==> flow/design.v <==
module fa(
    input a,
    input b,
    input cin,
    output s,
    output cout
);
    assign s = a ^ b  ^ cin;
    assign cout = (a & b) ^ (cin & (a ^ b));
endmodule
module ha(
    input a,
    input b,
    output s,
    output cout
);
    assign s = a ^ b;
    assign cout = a & b;
endmodule
module basic_unit_ha_and(
    input in_x,
    input in_a,
    input in_b,
    output s,
    output cout
);
    wire in_y;
    assign in_y = in_a & in_b;
    assign s = in_x ^ in_y;
    assign cout = in_x & in_y;
endmodule
module basic_unit_fa_and(
    input in_x,
    input in_a,
    input in_b,
    input cin,
    output s,
    output cout
);
    wire in_y;
    assign in_y = in_a & in_b;
    assign s = in_x ^ in_y ^ cin;
    assign cout = (in_x & in_y) ^ (cin & (in_x ^ in_y));
endmodule
module adder_16bit(
    input   [15:0] a,
    input   [15:0] b,
    output  [15:0] out
);
    wire [15:0] s;
    wire [15:0] cout;
    ha i_ha_0 (.a(a[0]), .b(b[0]), .s(s[0]), .cout(cout[0]));
    generate 
        genvar i_adder;
        for(i_adder=1; i_adder<16; i_adder=i_adder+1) begin: adder_for_bits
            fa i_fa (.a(a[i_adder]), .b(b[i_adder]), .cin(cout[i_adder-1]), .s(s[i_adder]), .cout(cout[i_adder]));
        end
    endgenerate
    assign out[15:0] = s[15:0];
endmodule
module lut(
    input [3:0] index,
    output reg [15:0] ei_radian,
    output reg [15:0] tanei
);
    always@(*)
    begin
        case(index)
        4'b0000: begin
            ei_radian = 16'b0000000000000000;
            tanei = 16'h0000;
        end
        4'b0001: begin
            ei_radian = 16'b0110010010000111;
            tanei = 16'h8000;
        end
        4'b0010: begin
            ei_radian = 16'b0011101101011000;
            tanei = 16'h4000;
        end
        4'b0011: begin
            ei_radian = 16'b0001111101011011;
            tanei = 16'h2000;
        end
        4'b0100: begin
            ei_radian = 16'b0000111111101010;
            tanei = 16'h1000;
        end
        4'b0101: begin
            ei_radian = 16'b0000011111111101;
            tanei = 16'h0800;
        end
        4'b0110: begin
            ei_radian = 16'b0000001111111111;
            tanei = 16'h0400;
        end
        4'b0111: begin
            ei_radian = 16'b0000000111111111;
            tanei = 16'h0200;
        end
        4'b1000: begin
            ei_radian = 16'b0000000011111111;
            tanei = 16'h0100;
        end
        4'b1001: begin
            ei_radian = 16'b0000000001111111;
            tanei = 16'h0080;
        end
        4'b1010: begin
            ei_radian = 16'b0000000000111111;
            tanei = 16'h0040;
        end
        4'b1011: begin
            ei_radian = 16'b0000000000011111;
            tanei = 16'h0020;
        end
        4'b1100: begin
            ei_radian = 16'b0000000000001111;
            tanei = 16'h0010;
        end
        4'b1101: begin
            ei_radian = 16'b0000000000000111;
            tanei = 16'h0008;
        end
        4'b1110: begin
            ei_radian = 16'b0000000000000011;
            tanei = 16'h0004;
        end
        4'b1110: begin
            ei_radian = 16'b0000000000000001;
            tanei = 16'h0002;
        end
        default: begin
            ei_radian = 16'b0000000000000000;
            tanei = 16'h0000;
        end
        endcase
    end
endmodule
module add_or_sub_unit(
    input neg,
    input [15:0] ei_radian,
    input [15:0] inner_angle,
    output [15:0] new_inner_angle
);
    wire [15:0] signed_ei_radian;
    assign signed_ei_radian = neg ? {{~{ei_radian}+1}} : ei_radian;
    adder_16bit i_adder_16b_0 (.a(signed_ei_radian), .b(inner_angle), .out(new_inner_angle));
endmodule
module unsigned_unit_first_line(
    input [15:0] in_a,
    input  in_b,
    output [15:0] s
);
    generate
        genvar i_and;
        for(i_and=0;i_and<16;i_and=i_and+1) begin: unsigned_unit_second_line_generate
            assign s[i_and] = in_a[i_and] & in_b;
        end
    endgenerate
endmodule
module unsigned_unit_second_line(
    input [15:0] in_x,
    input [15:0] in_a,
    input  in_b,
    output [15:0] s,
    output [15:0] cout
);
    generate
        genvar i_buh;
        for(i_buh=0;i_buh<16;i_buh=i_buh+1) begin: unsigned_unit_second_line_generate
            basic_unit_ha_and   i_buha  (.in_x(in_x[i_buh]), .in_a(in_a[i_buh]), .in_b(in_b), .s(s[i_buh]), .cout(cout[i_buh]));
        end
    endgenerate
endmodule
module unsigned_unit_line(
    input [15:0] in_x,
    input [15:0] in_a,
    input  in_b,
    input [15:0] cin,
    output [15:0] s,
    output [15:0] cout
);
    generate
        genvar i_buf;
        for(i_buf=0;i_buf<16;i_buf=i_buf+1) begin: unsigned_unit_second_line_generate
            basic_unit_fa_and   i_bufa  (.in_x(in_x[i_buf]), .in_a(in_a[i_buf]), .in_b(in_b), .cin(cin[i_buf]), .s(s[i_buf]), .cout(cout[i_buf]));
        end
    endgenerate
endmodule
module multiply_and_add_unit(
    input [15:0] in,
    input [15:0] a,
    input [15:0] b,
    input neg,
    output [15:0] out
);
    wire [15:0] s_line [15:0];
    wire [15:0] cout_line [15:1];
    unsigned_unit_first_line    i_bul_0 (.in_a(a), .in_b(b[0]), .s(s_line[0]));
    unsigned_unit_second_line   i_bul_1 (.in_x({1'b0, s_line[0][15:1]}), .in_a(a), .in_b(b[1]), .s(s_line[1]), .cout(cout_line[1]));
    unsigned_unit_line          i_bul_2 (.in_x({1'b0, s_line[1][15:1]}), .in_a(a), .in_b(b[2]), .cin(cout_line[1]), .s(s_line[2]), .cout(cout_line[2]));
    generate
        genvar i_bul_mac;
        for(i_bul_mac=2;i_bul_mac<16;i_bul_mac=i_bul_mac+1) begin: unsigned_unit_line_generate
            unsigned_unit_line  i_bul_mac_unit (.in_x({1'b0, s_line[i_bul_mac-1][15:1]}), .in_a(a), .in_b(b[i_bul_mac]), .cin(cout_line[i_bul_mac-1]), .s(s_line[i_bul_mac]), .cout(cout_line[i_bul_mac]));
        end
    endgenerate
    wire [31:0] product_32b;
    generate
        genvar i_s;
        for(i_s=0;i_s<16;i_s=i_s+1) begin: unsigned_output_low_generate
            assign product_32b[i_s] = s_line[i_s][0];
        end
    endgenerate
    adder_16bit i_adder_16b_0 (.a({s_line[15][15:0]}), .b(cout_line[15]), .out(product_32b[31:16]));
    wire [15:0] pos_or_neg;
    assign pos_or_neg = neg ? {{~{product_32b[31:16]}+1}} : {product_32b[31:16]};
    adder_16bit i_adder_16b_1 (.a(in), .b(pos_or_neg), .out(out));
endmodule
module cordic (
    input clk,
    input rst_n,
    input start,
    input [15:0] angle,
    output reg [15:0] cos,
    output reg [15:0] sin
);
    reg [15:0] sampled_angle;
    reg [15:0] inner_angle;
    reg working;
    reg [3:0] state;
    wire [15:0] ei_radian;
    wire [15:0] tanei;
    wire [15:0] new_inner_angle;
    wire [15:0] new_sin;
    wire [15:0] new_cos;
    wire neg;
    always@(posedge clk or negedge rst_n) begin
        if (!rst_n == 1'b1) begin
            sampled_angle <= 16'b0;
        end
        else begin
            if (start == 1'b1) begin
                sampled_angle <= angle;
            end
            else begin
                sampled_angle <= sampled_angle;
            end
        end
    end
    always@(posedge clk or negedge rst_n) begin
        if (!rst_n == 1'b1) begin
            inner_angle <= 16'b0;
        end
        else begin
            if (start == 1'b1) begin
                inner_angle <= 16'b0;
            end
            else begin
                inner_angle <= new_inner_angle;
            end
        end
    end
    always@(posedge clk or negedge rst_n) begin
        if (!rst_n == 1'b1) begin
            working <= 1'b0;
        end
        else begin
            if (start == 1'b1) begin
                working <= 1'b1;
            end
            else begin
                if (state == 4'b1111) begin
                    working <= 1'b0;
                end
                else begin
                    working <= working;
                end
            end
        end
    end
    always@(posedge clk or negedge rst_n) begin
        if (!rst_n == 1'b1) begin
            state <= 4'b0;
        end
        else begin
            if (start == 1'b1) begin
                state <= 4'b0;
            end
            else begin
                if (working == 1'b0) begin
                    state <= 4'b0;
                end
                else begin
                    state <= state + 1;
                end
            end
        end
    end
    always@(posedge clk or negedge rst_n) begin
        if (!rst_n == 1'b1) begin
            sin <= 16'b0;
        end
        else begin
            if (start == 1'b1) begin
                sin <= 16'b0;
            end
            else begin
                if (working == 1'b0) begin
                    sin <= sin;
                end
                else begin
                    sin <= new_sin;
                end
            end
        end
    end
    always@(posedge clk or negedge rst_n) begin
        if (!rst_n == 1'b1) begin
            cos <= 16'b0;
        end
        else begin
            if (start == 1'b1) begin
                cos <= 16'b0100110110111010;
            end
            else begin
                if (working == 1'b0) begin
                    cos <= cos;
                end
                else begin
                    cos <= new_cos;
                end
            end
        end
    end
    lut i_lut_0 (.index(state), .ei_radian(ei_radian),  .tanei(tanei));
    assign neg = (inner_angle <= sampled_angle) ? 0 : 1;
    add_or_sub_unit i_aoru (.neg(neg), .ei_radian(ei_radian), .inner_angle(inner_angle), .new_inner_angle(new_inner_angle));
    multiply_and_add_unit i_mac_cos (.in(cos), .a(tanei), .b(sin), .neg(~neg), .out(new_cos));
    multiply_and_add_unit i_mac_sin (.in(sin), .a(tanei), .b(cos), .neg(neg), .out(new_sin));
endmodule
# Reports on cordic
# The steps from the RTL of cordic to its reports follow in flow order.
# Lines are those of the file above, counted from 1.
# Cell names lack the library's common part.
setup:
  top_module: "cordic"
  clock: "clk"
  library: "sky130hd"
  pvt_corner: "tt_025C_1v80"

# After elaboration
# Source: Yosys, flattened and elaborated, memories not mapped. Widths are those after wreduce. Registers that Yosys merges into a memory's read port (data or address) are not register bits. Print and check cells do not count.
# Memory sizes are those after Yosys's memory passes, which may raise the word count (mostly to a power of two), join words into wider ones and drop unused or constant bits.
bits:
  ff_bits: 69
  rom_bits: 464
  n_memories: 1
  in_bits: 19
  output_inout_bits: 32
  wordCells: 3041
mem_list:
  columns: ["name", "words", "word_bits", "rd", "write_ports", "line_no", "text"]
  rows:
  - ["(no name shown)", 16, 29, 1, 0, 68, "case(index)"]
op_classes:
  n_addsub: 4
  n_cmp: 1
  n_eq: 1
  mux: 13
  logic: 3013
  reduce_and_logical: 2
op_table:
  columns: ["operator", "n"]
  rows:
  - ["1-bit bitwise XOR", 1485]
  - ["1-bit AND", 1463]
  - ["16-bit two-way mux", 8]
  - ["1-bit AND with constant A", 62]
  - ["16-bit by 1-bit adder with 16-bit output with constant B", 3]
  - ["16-bit inverter", 3]
  - ["16-bit less-or-equal comparator", 1]
  - ["4-bit two-way mux", 2]
  - ["2-bit nonzero test", 2]
  - ["4-bit by 1-bit adder with 4-bit output with constant B", 1]
  - ["4-bit == test with constant B", 1]
  - ["1-bit two-way mux", 3]

# Depth
# Depth = most cells in a row (Yosys ltp): at word level without a register or memory, in the mapped netlist without a sequential cell, where the memories' decode and read muxes count.
depth:
  ltp_word: 96
  ABC_AREA: 0
  depth_mapped: 57
  mapped_depth_nobuf: 54

# Mapped cells and area
# The flow's flattened synthesis, as Yosys stat reports it; memories are mapped. The netlist is that of the ABC_AREA named above (0 if unset); the other value can give another one.
# The area totals of this step are shown rounded.
mapped:
  mapped_cells: 1772
  synth_area_um2: 17480
  sequential_area_um2: 1727
  ffs: 69
  buf_cells: 159
types:
  columns: ["type", "n", "area_total_um2"]
  rows:
  - ["fa_1", 408, 8.17E+03]
  - ["dfrtp_1", 69, 1.73E+03]
  - ["and3_1", 233, 1.46E+03]
  - ["ha_1", 79, 988.448]
  - ["and2_1", 125, 782]
  - ["inv_1", 201, 754.474]
  - ["nand2_1", 150, 563.04]
  - ["clkbuf_1", 121, 454.186]
  - ["mux2i_1", 26, 260.25]
  - ["buf_4", 32, 240.23]
  - ["nor2_1", 63, 236.477]
  - ["xor2_1", 27, 236.477]
  - ["xnor2_1", 23, 201.443]
  - ["o21ai_0", 40, 200.192]
  - ["nand2b_1", 21, 131.376]
  - ["nor2b_1", 21, 131.376]
  - ["a21oi_1", 18, 90.086]
  - ["nand3_1", 12, 60.058]
# Other cell types: 39; their cells: 103.

# Timing after synthesis
# OpenSTA on the mapped netlist: ideal clock, no wires. The path of least setup slack (recovery checks aside). Input and output delay are each 20% of the period. Register names are those of the netlist, which keeps one name where synthesis merged equal registers.
synth_timing:
  path_kind: "flip-flop to flip-flop"
  from: "register state[1]"
  to: "register sin[15]"
  clock_period_ns: 16.0
  setup_time_ns: 0.125
  launch_ns: 0.000
  t_arrival_ns: 15.288
  required_time_ns: 15.875
  setup_slack_ns: 0.587
  path_delay_ns: 15.413
  path_stages: 46
  n_path_buf: 3
  period_less_setup_slack_ns: 15.413
# "path_delay_ns" is the arrival time less input delay plus setup time.
# "path_stages": output pins that drive a net of the path, with the launching flip-flop's if there is one; two outputs of one cell count as two.
# "period_less_setup_slack_ns" = period - worst setup slack (recovery checks aside). The figure is calculated, with input and output delays left at 20% of the set period.
# The rows between start and end are the longest chain of elaborated cells between them; the timing report does not say that the signal goes this way. Where chains are equally long, one stands for them.
# A line is the first line of the expression or statement that the cell stems from. Yosys adds cells for indexed reads and writes and turns some case tables into memories.
# The chain passes a memory read, where the word-level depth is cut; so it can be longer than that depth.
# A register here has more assigning lines than the two given.
synth_between:
  path_cell_list: "dfrtp_1 -> clkbuf_1 -> inv_1 -> ha_1 -> clkbuf_1 -> clkbuf_1 -> and3_1 -> ha_1 -> fa_1 -> fa_1 -> fa_1 -> fa_1 -> fa_1 -> fa_1 -> fa_1 -> fa_1 -> fa_1 -> fa_1 -> [... 10 more ...] -> fa_1 -> fa_1 -> fa_1 -> fa_1 -> fa_1 -> fa_1 -> fa_1 -> fa_1 -> fa_1 -> inv_1 -> fa_1 -> inv_1 -> fa_1 -> xor2_1 -> xnor2_1 -> or3_1 -> a21oi_1 -> mux2_2"
  elab_chain_len: 69
  cone_cells: 1427
  cone_classes: "add/sub: 1; mux: 3; logic: 1422; memory: 1"
synth_rtl:
  columns: ["element", "line_no", "text"]
  rows:
  - ["from (decl)", 232, "reg [3:0] state;"]
  - ["from (assign)", 285, "state <= 4'b0;"]
  - ["from (assign)", 296, "state <= state + 1;"]
  - ["memory 16 x 29 bit", 68, "case(index)"]
  - ["1-bit AND", 158, "assign s[i_and] = in_a[i_and] & in_b;"]
  - ["1-bit bitwise XOR", 29, "assign s = in_x ^ in_y;"]
  - ["1-bit bitwise XOR", 43, "assign cout = (in_x & in_y) ^ (cin & (in_x ^ in_y));"]
  - ["1-bit AND", 43, null]
  - ["1-bit bitwise XOR", 43, null]
  - ["1-bit AND", 43, null]
  - ["[... 54 more ...]", null, null]
  - ["1-bit bitwise XOR", 8, "assign s = a ^ b  ^ cin;"]
  - ["16-bit inverter", 218, null]
  - ["16-bit by 1-bit adder with 16-bit output", 218, null]
  - ["16-bit two-way mux", 218, null]
  - ["1-bit bitwise XOR x2", 8, null]
  - ["16-bit two-way mux", 310, "if (working == 1'b0) begin"]
  - ["16-bit two-way mux", 306, "if (start == 1'b1) begin"]
  - ["to (assign)", 311, "sin <= sin;"]
  - ["to (assign)", 314, "sin <= new_sin;"]
  - ["to (decl)", 227, "output reg [15:0] sin"]

# Path in the finished layout
# From the final timing report of run A: the path of least setup slack in the routed layout; clock arrival at registers is part of the times.
layout_timing:
  path_kind: "flip-flop to flip-flop"
  from: "register state[0]"
  to: "register sin[15]"
  clock_period_ns: 9.12
  setup_time_ns: 0.11
  launch_ns: 0.35
  t_arrival_ns: 14.83
  required_time_ns: 9.36
  setup_slack_ns: -5.47
  path_stages: 48
  n_path_buf: 1
# The rows between start and end are the longest chain of elaborated cells between them; the timing report does not say that the signal goes this way. Where chains are equally long, one stands for them.
# The chain passes a memory read, where the word-level depth is cut; so it can be longer than that depth.
# A register here has more assigning lines than the two given.
layout_between:
  path_cell_list: "dfrtp_2 -> ha_4 -> ha_4 -> nor2b_4 -> buf_6 -> and2_4 -> ha_4 -> fa_2 -> fa_2 -> fa_2 -> fa_2 -> fa_2 -> fa_2 -> fa_2 -> fa_2 -> fa_2 -> fa_2 -> fa_1 -> [... 12 more ...] -> fa_2 -> fa_2 -> nor4_4 -> nor2_2 -> xor2_2 -> fa_2 -> fa_2 -> fa_2 -> fa_2 -> inv_1 -> fa_1 -> inv_1 -> fa_2 -> xor2_1 -> xnor2_1 -> or3_1 -> a21oi_2 -> mux2_2"
  elab_chain_len: 69
  cone_cells: 1427
  cone_classes: "add/sub: 1; mux: 3; logic: 1422; memory: 1"
layout_rtl:
  columns: ["element", "line_no", "text"]
  rows:
  - ["from (decl)", 232, "reg [3:0] state;"]
  - ["from (assign)", 285, "state <= 4'b0;"]
  - ["from (assign)", 296, "state <= state + 1;"]
  - ["memory 16 x 29 bit", 68, "case(index)"]
  - ["1-bit AND", 158, "assign s[i_and] = in_a[i_and] & in_b;"]
  - ["1-bit bitwise XOR", 29, "assign s = in_x ^ in_y;"]
  - ["1-bit bitwise XOR", 43, "assign cout = (in_x & in_y) ^ (cin & (in_x ^ in_y));"]
  - ["1-bit AND", 43, null]
  - ["1-bit bitwise XOR", 43, null]
  - ["1-bit AND", 43, null]
  - ["[... 54 more ...]", null, null]
  - ["1-bit bitwise XOR", 8, "assign s = a ^ b  ^ cin;"]
  - ["16-bit inverter", 218, null]
  - ["16-bit by 1-bit adder with 16-bit output", 218, null]
  - ["16-bit two-way mux", 218, null]
  - ["1-bit bitwise XOR x2", 8, null]
  - ["16-bit two-way mux", 310, "if (working == 1'b0) begin"]
  - ["16-bit two-way mux", 306, "if (start == 1'b1) begin"]
  - ["to (assign)", 311, "sin <= sin;"]
  - ["to (assign)", 314, "sin <= new_sin;"]
  - ["to (decl)", 227, "output reg [15:0] sin"]

==> results <==
Flow measurements of cordic on sky130hd: 2 stored runs with different settings, listed in no order. Input and output delays are each 20% of the period that was set; the output load is 0.01 pF.
"period_reached_ns" means the clock period less the worst setup slack. The figure is calculated, with input and output delays left at 20% of the set period.
"worstPathTime_ns" = time allowed to the worst setup path (clock period - input delay - output delay, where it has them) - its slack; a late launch clock adds to it, a late capture clock takes from it.
"power_w" rests on the timing tool's default activity at the inputs, not on a simulated workload.
Results are given in rounded form.

--- run A ---
==> flow/run.sh <==
#!/bin/bash
# the make line also repeats the synthesis and layout settings of config.mk as NAME=value (left out here)
make -C /OpenROAD-flow-scripts/flow DESIGN_CONFIG=/design/flow/config.mk WORK_HOME=/design/flow/orfs CLKGATE_MAP_FILE= finish
==> flow/config.mk <==
export PLATFORM = sky130hd
export DESIGN_NAME = cordic
export DESIGN_NICKNAME = cordic
export VERILOG_FILES = /design/flow/design.v
export SDC_FILE = /design/flow/constraint.sdc
export NUM_CORES = 4
export LEC_CHECK = 0
export CAP_MARGIN = 20
export CELL_PAD_IN_SITES_GLOBAL_PLACEMENT = 0
export CORE_ASPECT_RATIO = 1.77
export CORE_MARGIN = 2
export CORE_UTILIZATION = 32
export CTS_CLUSTER_DIAMETER = 123
export CTS_CLUSTER_SIZE = 48
export MIN_ROUTING_LAYER = met1
export PLACE_DENSITY = 0.66
export SLEW_MARGIN = 20
export TNS_END_PERCENT = 10
==> flow/constraint.sdc <==
create_clock -name core_clock -period 9.12 [get_ports {clk}]
set_input_delay 1.8240 -clock core_clock [delete_from_list [all_inputs] [get_ports {clk}]]
set_output_delay 1.8240 -clock core_clock [all_outputs]
set_load 0.01 [all_outputs]

==> results, as YAML <==
results:
  worstPathTime_ns: 14.59
  critical_path_type: "flip-flop to flip-flop"
  final_util_frac: 0.388
  final_stdcell_area_um2: 21090
  worst_hold_slack_ns: 0.528
  setup_ws_ns: -5.466
  power_w: 0.003895
  synth_area_um2: 17480
  design.die.area_um2: 56590
  tns_setup_ns: -82.35
  period_reached_ns: 14.586

--- run B ---
==> flow/run.sh <==
#!/bin/bash
# the make line also repeats the synthesis and layout settings of config.mk as NAME=value (left out here)
make -C /OpenROAD-flow-scripts/flow DESIGN_CONFIG=/design/flow/config.mk WORK_HOME=/design/flow/orfs CLKGATE_MAP_FILE= finish
==> flow/config.mk <==
export PLATFORM = sky130hd
export DESIGN_NAME = cordic
export DESIGN_NICKNAME = cordic
export VERILOG_FILES = /design/flow/design.v
export SDC_FILE = /design/flow/constraint.sdc
export NUM_CORES = 4
export LEC_CHECK = 0
export CAP_MARGIN = 20
export CORE_MARGIN = 2
export CORE_UTILIZATION = 18
export SLEW_MARGIN = 20
==> flow/constraint.sdc <==
create_clock -name core_clock -period 15.5 [get_ports {clk}]
set_input_delay 3.1000 -clock core_clock [delete_from_list [all_inputs] [get_ports {clk}]]
set_output_delay 3.1000 -clock core_clock [all_outputs]
set_load 0.01 [all_outputs]

==> results, as YAML <==
results:
  worstPathTime_ns: 15.00
  critical_path_type: "flip-flop to flip-flop"
  final_util_frac: 0.206
  final_stdcell_area_um2: 19870
  worst_hold_slack_ns: 0.531
  setup_ws_ns: 0.496
  power_w: 0.001978
  synth_area_um2: 17480
  design.die.area_um2: 99620
  tns_setup_ns: 0.000
  period_reached_ns: 15.004
